==> flow/design.v <==
module ALU (
    input wire [4:0] ALUOp,
    input wire [31:0] A,
    input wire [31:0] B,
    output wire [31:0] Result,
    output wire ALUExp
);
  wire [31:0] add_sub_res;
  wire [31:0] slt_res;
  wire [31:0] sltu_res;
  wire [31:0] and_res;
  wire [31:0] nor_res;
  wire [31:0] or_res;
  wire [31:0] xor_res;
  wire [31:0] sll_res;
  wire [31:0] sr_res;
  wire [31:0] lui_res;
  wire [31:0] mul_res;   
  wire [31:0] andn_res;
  wire [31:0] orn_res;
  wire [63:0] sr64_result;
  wire [63:0] mul64_res;   
  wire [31:0] div_res;   
  wire        add_ovf;
  wire        sub_ovf;
  wire        div_exc;
  wire        add_exc;
  wire        sub_exc;
  wire [31:0] adder_a;
  wire [31:0] adder_b;
  wire        adder_cin;
  wire [31:0] adder_res;
  wire        adder_cout;
  assign adder_a = A;
  assign adder_b = (ALUOp == 5'b00001 | ALUOp == 5'b00010 | ALUOp == 5'b00011) ? ~B : B;
  assign adder_cin = (ALUOp == 5'b00001 | ALUOp == 5'b00010 | ALUOp == 5'b00011) ? 1'b1 : 1'b0;
  assign {adder_cout, adder_res} = adder_a + adder_b + adder_cin;
  assign add_sub_res = adder_res;
  assign add_exc = (adder_a[31] ~^ adder_b[31]) & (adder_a[31] ^ adder_res[31]);
  assign sub_exc = (adder_a[31] ~^ adder_b[31]) & (adder_a[31] ^ adder_res[31]);
  assign add_ovf = add_exc;
  assign sub_ovf = sub_exc;
  assign slt_res = {31'b0, ((A[31] & ~B[31]) | ((A[31] ~^ B[31]) & adder_res[31]))};
  assign sltu_res = {31'b0, ~adder_cout};
  assign and_res = A & B;
  assign or_res = A | B;
  assign andn_res = A & ~B;
  assign orn_res = A | ~B;
  assign nor_res = ~(A | B);
  assign xor_res = A ^ B;
  assign lui_res = B;
  assign sll_res = A << B[4:0];
  assign sr64_result = {{32{(ALUOp == 5'b01010) & A[31]}}, A[31:0]} >> B[4:0];
  assign sr_res = sr64_result[31:0];
  assign mul64_res = A * B;
  assign mul_res = mul64_res[31:0];
  assign div_res = (B == 32'b0) ? 32'b0 : A / B;
  assign div_exc = (B == 32'b0);
  assign Result = ({32{ALUOp == 5'b00000}}   & add_sub_res
                  |{32{ALUOp == 5'b00001}}   & add_sub_res
                  |{32{ALUOp == 5'b00010}}   & slt_res
                  |{32{ALUOp == 5'b00011}}  & sltu_res
                  |{32{ALUOp == 5'b00100}}   & and_res
                  |{32{ALUOp == 5'b00101}}   & nor_res
                  |{32{ALUOp == 5'b00110}}    & or_res
                  |{32{ALUOp == 5'b00111}}   & xor_res
                  |{32{ALUOp == 5'b01000}}   & sll_res
                  |{32{ALUOp == 5'b01001}}   & sr_res
                  |{32{ALUOp == 5'b01010}}   & sr_res
                  |{32{ALUOp == 5'b01011}}   & lui_res
                  |{32{ALUOp == 5'b01100}}  & andn_res
                  |{32{ALUOp == 5'b01101}}   & orn_res
                  |{32{ALUOp == 5'b01110}}   & mul_res
                  |{32{ALUOp == 5'b01111}}   & div_res
                  |{32{ALUOp == 5'b00000}} & 32'b0);
  assign ALUExp = ({1{ALUOp == 5'b00000}}    & add_ovf
                  |{1{ALUOp == 5'b00001}}    & sub_ovf
                  |{1{ALUOp == 5'b01111}}    & div_exc);
endmodule
module alu_unit (
    input  wire        clk,
    input  wire        rst,
    input  wire        in_valid,
    output wire        in_ready,
    input  wire [ 4:0] in_op,
    input  wire [31:0] in_a,
    input  wire [31:0] in_b,
    output reg         out_valid,
    output reg  [31:0] out_result,
    output reg         out_exc
);
  reg        v1;
  reg [ 4:0] op1;
  reg [31:0] a1;
  reg [31:0] b1;
  wire [31:0] alu_res;
  wire        alu_exc;
  assign in_ready = 1'b1;
  ALU u_alu (
      .ALUOp (op1),
      .A     (a1),
      .B     (b1),
      .Result(alu_res),
      .ALUExp(alu_exc)
  );
  always @(posedge clk) begin
    if (rst) begin
      v1        <= 1'b0;
      out_valid <= 1'b0;
    end else begin
      v1        <= in_valid;
      out_valid <= v1;
    end
    op1        <= in_op;
    a1         <= in_a;
    b1         <= in_b;
    out_result <= alu_res;
    out_exc    <= alu_exc;
  end
endmodule
Tool chain data of alu_unit
What the tools print for alu_unit, step after step.
Line numbers count from 1 in the design file above.
Cell names lack the library's common part.
{ "setup": {"design": "alu_unit", "clk_port": "clk", "lib": "sky130hd", "pvt_corner": "tt_025C_1v80"} }

Word-level counts
Yosys after proc, flatten, opt, wreduce and memory -nomap, before mapping. Enables and synchronous resets that opt folds into registers are not counted as muxes. Memory bits, and registers merged into a memory's read port (data or address), are not among the register bits. Print and check cells are not counted. Equal cells are merged and count once.
{ "bits": {"word_cells": 88, "ramBits": 0, "inputBits": 72, "clocked_rd_ports_x_width": 0, "output_inout_bits": 35, "latch_bits": 0, "rom_bits": 0, "n_memories": 0, "regBits": 104} }
{ "op_classes": {"n_cmp": 0, "shifts": 2, "n_logic": 55, "n_addsub": 2, "mul": 1, "n_div": 1, "n_reduce_logical": 2, "equal": 15, "muxes": 3} }
{ "ops": {"columns": ["cell", "count"], "rows": [
  ["32-bit by 32-bit divider with 32-bit output", 1],
  ["32-bit by 32-bit multiplier with 32-bit output", 1],
  ["32-bit bitwise OR", 17],
  ["32-bit AND", 16],
  ["32-bit by 1-bit AND with 32-bit output", 2],
  ["32-bit inverter", 2],
  ["64-bit by 5-bit right shift with 32-bit output", 1],
  ["32-bit 2-to-1 mux", 2],
  ["5-bit by 4-bit == test with 1-bit output (second input constant)", 8],
  ["32-bit by 32-bit adder with 33-bit output", 1],
  ["33-bit by 1-bit adder with 33-bit output", 1],
  ["32-bit XOR", 1],
  ["32-bit by 5-bit left shift with 32-bit output", 1],
  ["32-bit zero test", 1],
  ["5-bit by 3-bit == test with 1-bit output (second input constant)", 4],
  ["5-bit by 2-bit == test with 1-bit output (second input constant)", 2],
  ["1-bit AND", 7],
  ["1-bit bitwise OR", 5],
  ["5-bit by 1-bit == test with 1-bit output (second input constant)", 1],
  ["5-bit zero test", 1],
  ["1-bit bitwise XNOR", 2],
  ["1-bit inverter", 2],
  ["1-bit XOR", 1],
  ["1-bit 2-to-1 mux", 1]
]} }

Depth
Yosys ltp: most cells in a row. Word level: on the elaborated netlist, between registers, memories and ports. Mapped: between sequential cells and ports; inverters and the memories' decode and read muxes count.
{ "depth": {"depth_word": 23, "abc_area": 0, "depth_mapped": 341, "ltp_nobuf": 310} }

Mapped cells and area
The flow's flattened synthesis, as Yosys stat reports it; memories are mapped. The netlist is that of the ABC_AREA named above (0 if unset); the other value can give another one.
Totals and module areas in this step are rounded.
{ "synth_totals": {"buf_cells": 342, "cells": 7446, "seqArea_um2": 2082, "yosys_area_um2": 54770, "ffs": 104} }
{ "by_type": {"columns": ["cell_type", "count", "type_area_um2"], "rows": [
  ["ha_1", 813, 1.02E+04],
  ["fa_1", 409, 8.19E+03],
  ["nand2_1", 930, 3.49E+03],
  ["nor2_1", 698, 2.62E+03],
  ["xnor2_1", 296, 2.59E+03],
  ["inv_1", 657, 2.47E+03],
  ["a21oi_1", 489, 2.45E+03],
  ["dfxtp_1", 104, 2.08E+03],
  ["o21ai_0", 386, 1.93E+03],
  ["xor2_1", 182, 1.59E+03],
  ["a21o_1", 176, 1.32E+03],
  ["mux2_2", 92, 1.04E+03],
  ["o21a_1", 136, 1.02E+03],
  ["clkbuf_1", 269, 1.01E+03],
  ["nor3_1", 171, 855.821],
  ["mux2i_1", 80, 800.768],
  ["o211ai_1", 103, 773.242],
  ["nand3_1", 138, 690.662]
]} }
Not listed: further types 84, cells in them 1317.
By module: a second synthesis without flattening, with its own total; a netlist apart from the flattened one above.
{ "unflattened": {"hier_cells": 7432, "hier_area_um2": 54210} }
Each row is one instance without its submodules.
{ "by_module": {"columns": ["module", "instances", "area_um2", "n_cells", "seq_area_um2"], "rows": [
  ["ALU", 1, 52110, 7324, 0.0],
  ["alu_unit", 1, 2106, 108, 2082]
]} }

Worst setup path after synthesis
Path of least setup slack by OpenSTA after synthesis, without wires, with an ideal clock, recovery checks aside; 20% of the period is set as input and as output delay. Where synthesis merged equal registers, the netlist keeps one of their names.
{ "synth_path": {"kind": "flip-flop to flip-flop", "startpoint": "reg b1[0]", "endpoint": "reg out_result[0]", "setup_ns": 0.128, "path_stages": 310, "arrival_ns": 67.936, "path_slack_ns": -4.063, "delay_ns": 68.064, "t_first_pin_ns": 0.000, "t_required_ns": 63.872, "tclk_ns": 64.0, "period_less_setup_slack_ns": 68.063} }
"delay_ns" is the arrival time less input delay plus setup time.
"path_stages" counts driving pins, that of a launching flip-flop among them; a cell with two outputs on the path counts twice.
"period_less_setup_slack_ns" = period - worst setup slack (recovery checks aside). The figure is calculated, with input and output delays left at 20% of the set period.
{ "synth_between": {"cell_sequence": "dfxtp_1 -> clkbuf_1 -> inv_1 -> clkbuf_1 -> buf_1 -> ha_1 -> nor4b_1 -> and3_1 -> a31oi_1 -> nor2_1 -> ha_1 -> o21a_1 -> o21ai_0 -> nor4_1 -> mux2i_1 -> ha_1 -> o21ai_0 -> a211oi_1 -> (+274 left out) -> clkbuf_1 -> nand2_1 -> o21ai_0 -> ha_1 -> a21boi_0 -> o21a_1 -> o21a_1 -> o21a_1 -> o21ai_0 -> nand2b_1 -> a21oi_1 -> nor2b_1 -> o21ai_0 -> a21oi_1 -> nor2_1 -> o21ai_0 -> a21oi_1 -> o211ai_1"} }
{ "synth_lines": {"columns": ["element", "line_no", "text"], "rows": [
  ["start, declared", 95, "reg [31:0] b1;"],
  ["start, assigned", 116, "b1         <= in_b;"],
  ["end, assigned", 117, "out_result <= alu_res;"],
  ["end, declared", 89, "output reg  [31:0] out_result,"]
]} }
No chain of elaborated cells between the ends is given.

Worst path after layout
Path of least setup slack in the final report of run 1 (OpenROAD, finished layout, wires in). Where an end is a register, its clock arrival counts in the times.
{ "layout_path": {"kind": "flip-flop to flip-flop", "startpoint": "reg b1[2]", "endpoint": "reg out_result[0]", "path_stages": 318, "t_first_pin_ns": 0.43, "setup_ns": 0.12, "arrival_ns": 61.66, "tclk_ns": 63.2, "t_required_ns": 63.51, "path_slack_ns": 1.85} }
{ "layout_between": {"cell_sequence": "dfxtp_4 -> nor3_2 -> buf_4 -> nand4_1 -> nor3_4 -> nor2_1 -> ha_1 -> o21a_1 -> o21ai_2 -> nor4_4 -> mux2i_2 -> ha_1 -> o21a_1 -> o21ai_1 -> a2111oi_1 -> buf_4 -> a31oi_1 -> ha_1 -> (+282 left out) -> o31ai_2 -> a21o_1 -> nand2_4 -> buf_4 -> a221o_1 -> ha_1 -> a21o_1 -> a21oi_1 -> nor2b_1 -> o21ai_0 -> nand2b_1 -> a21oi_1 -> nor2b_1 -> o21ai_0 -> o311a_1 -> o21ai_2 -> a21oi_2 -> o211ai_1"} }
{ "layout_lines": {"columns": ["element", "line_no", "text"], "rows": [
  ["start, declared", 95, "reg [31:0] b1;"],
  ["start, assigned", 116, "b1         <= in_b;"],
  ["end, assigned", 117, "out_result <= alu_res;"],
  ["end, declared", 89, "output reg  [31:0] out_result,"]
]} }
No chain of elaborated cells between the ends is given.

FLOW RESULTS
============

Design alu_unit on sky130hd. What follows are 5 stored runs of the flow, each under its own settings; their order means nothing. The constraints put input and output delay at 20% of the set period each and load the outputs with 0.01 pF.
"clock_period_reached_ns" is the run's clock period less its worst setup slack. It is reckoned from that one timing run; input and output delays stay at 20% of the period that was set.
"timing.worst_path_ns" is the time allowed to the run's worst setup path (the clock period less input and output delay, where it has them) less its slack. Clock arrival times count: a late capture clock shortens it, a late launch clock lengthens it.
"final_power_mw": no workload was simulated; the value follows from the tool's default switching activity.
Measured values are rounded.
[
  {
    "run": "run 1",
    "settings": { "CORE_UTILIZATION": 40, "PLACE_DENSITY": 0.6, "period_ns": 63.2, "CAP_MARGIN": 20, "CORE_MARGIN": 2, "SLEW_MARGIN": 20 },
    "results": { "final_die_area_um2": 139900, "clock_period_reached_ns": 61.348, "yosys_chip_area_um2": 54770, "timing.setup.ws_ns": 1.852, "setupTns_ns": 0.000, "timing.worst_path_ns": 61.35, "worstPathKind": "flip-flop to flip-flop", "worst_hold_slack_ns": 0.457, "final_power_mw": 3.138, "post_route_util_frac": 0.566, "final_cell_area_um2": 76760 }
  },
  {
    "run": "run 2",
    "settings": { "CORE_UTILIZATION": 40, "PLACE_DENSITY": 0.6, "SETUP_SLACK_MARGIN": 2.44, "period_ns": 63.2, "CAP_MARGIN": 20, "CORE_MARGIN": 2, "SLEW_MARGIN": 20 },
    "results": { "final_die_area_um2": 139900, "clock_period_reached_ns": 60.728, "yosys_chip_area_um2": 54770, "timing.setup.ws_ns": 2.472, "setupTns_ns": 0.000, "timing.worst_path_ns": 60.73, "worstPathKind": "flip-flop to flip-flop", "worst_hold_slack_ns": 0.477, "final_power_mw": 3.188, "post_route_util_frac": 0.553, "final_cell_area_um2": 74950 }
  },
  {
    "run": "run 3",
    "settings": { "ABC_AREA": 1, "CAP_MARGIN": 40, "CELL_PAD_IN_SITES_DETAIL_PLACEMENT": 2, "CORE_MARGIN": 8, "CORE_UTILIZATION": 69, "CTS_CLUSTER_SIZE": 42, "GPL_ROUTABILITY_DRIVEN": 0, "MAX_ROUTING_LAYER": "met4", "MIN_ROUTING_LAYER": "met2", "PLACE_DENSITY": 0.6, "SLEW_MARGIN": 30, "period_ns": 64.0 },
    "outcome": "incomplete, placement halted on DPL-0033"
  },
  {
    "run": "run 4",
    "settings": { "ABC_AREA": 1, "CAP_MARGIN": 10, "CELL_PAD_IN_SITES_DETAIL_PLACEMENT": 2, "CORE_UTILIZATION": 40, "CTS_CLUSTER_SIZE": 42, "GPL_ROUTABILITY_DRIVEN": 0, "MAX_ROUTING_LAYER": "met4", "MIN_ROUTING_LAYER": "met2", "PLACE_DENSITY": 0.6, "SLEW_MARGIN": 30, "period_ns": 64.0, "CORE_MARGIN": 2 },
    "outcome": "incomplete, placement halted on DPL-0033"
  },
  {
    "run": "run 5",
    "settings": { "CELL_PAD_IN_SITES_DETAIL_PLACEMENT": 0, "CELL_PAD_IN_SITES_GLOBAL_PLACEMENT": 1, "CORE_ASPECT_RATIO": 0.69, "CORE_MARGIN": 8, "CORE_UTILIZATION": 27, "CTS_CLUSTER_DIAMETER": 102, "GPL_ROUTABILITY_DRIVEN": 0, "HOLD_SLACK_MARGIN": 0.16, "MAX_ROUTING_LAYER": "met5", "MIN_ROUTING_LAYER": "met1", "SETUP_SLACK_MARGIN": -2.0, "SLEW_MARGIN": 0, "TNS_END_PERCENT": 50, "period_ns": 64.0, "CAP_MARGIN": 20 },
    "results": { "final_die_area_um2": 217800, "clock_period_reached_ns": 64.008, "yosys_chip_area_um2": 54770, "timing.setup.ws_ns": -0.008, "setupTns_ns": -0.008, "timing.worst_path_ns": 64.01, "worstPathKind": "flip-flop to flip-flop", "worst_hold_slack_ns": 0.450, "final_power_mw": 3.216, "post_route_util_frac": 0.373, "final_cell_area_um2": 75260 }
  }
]
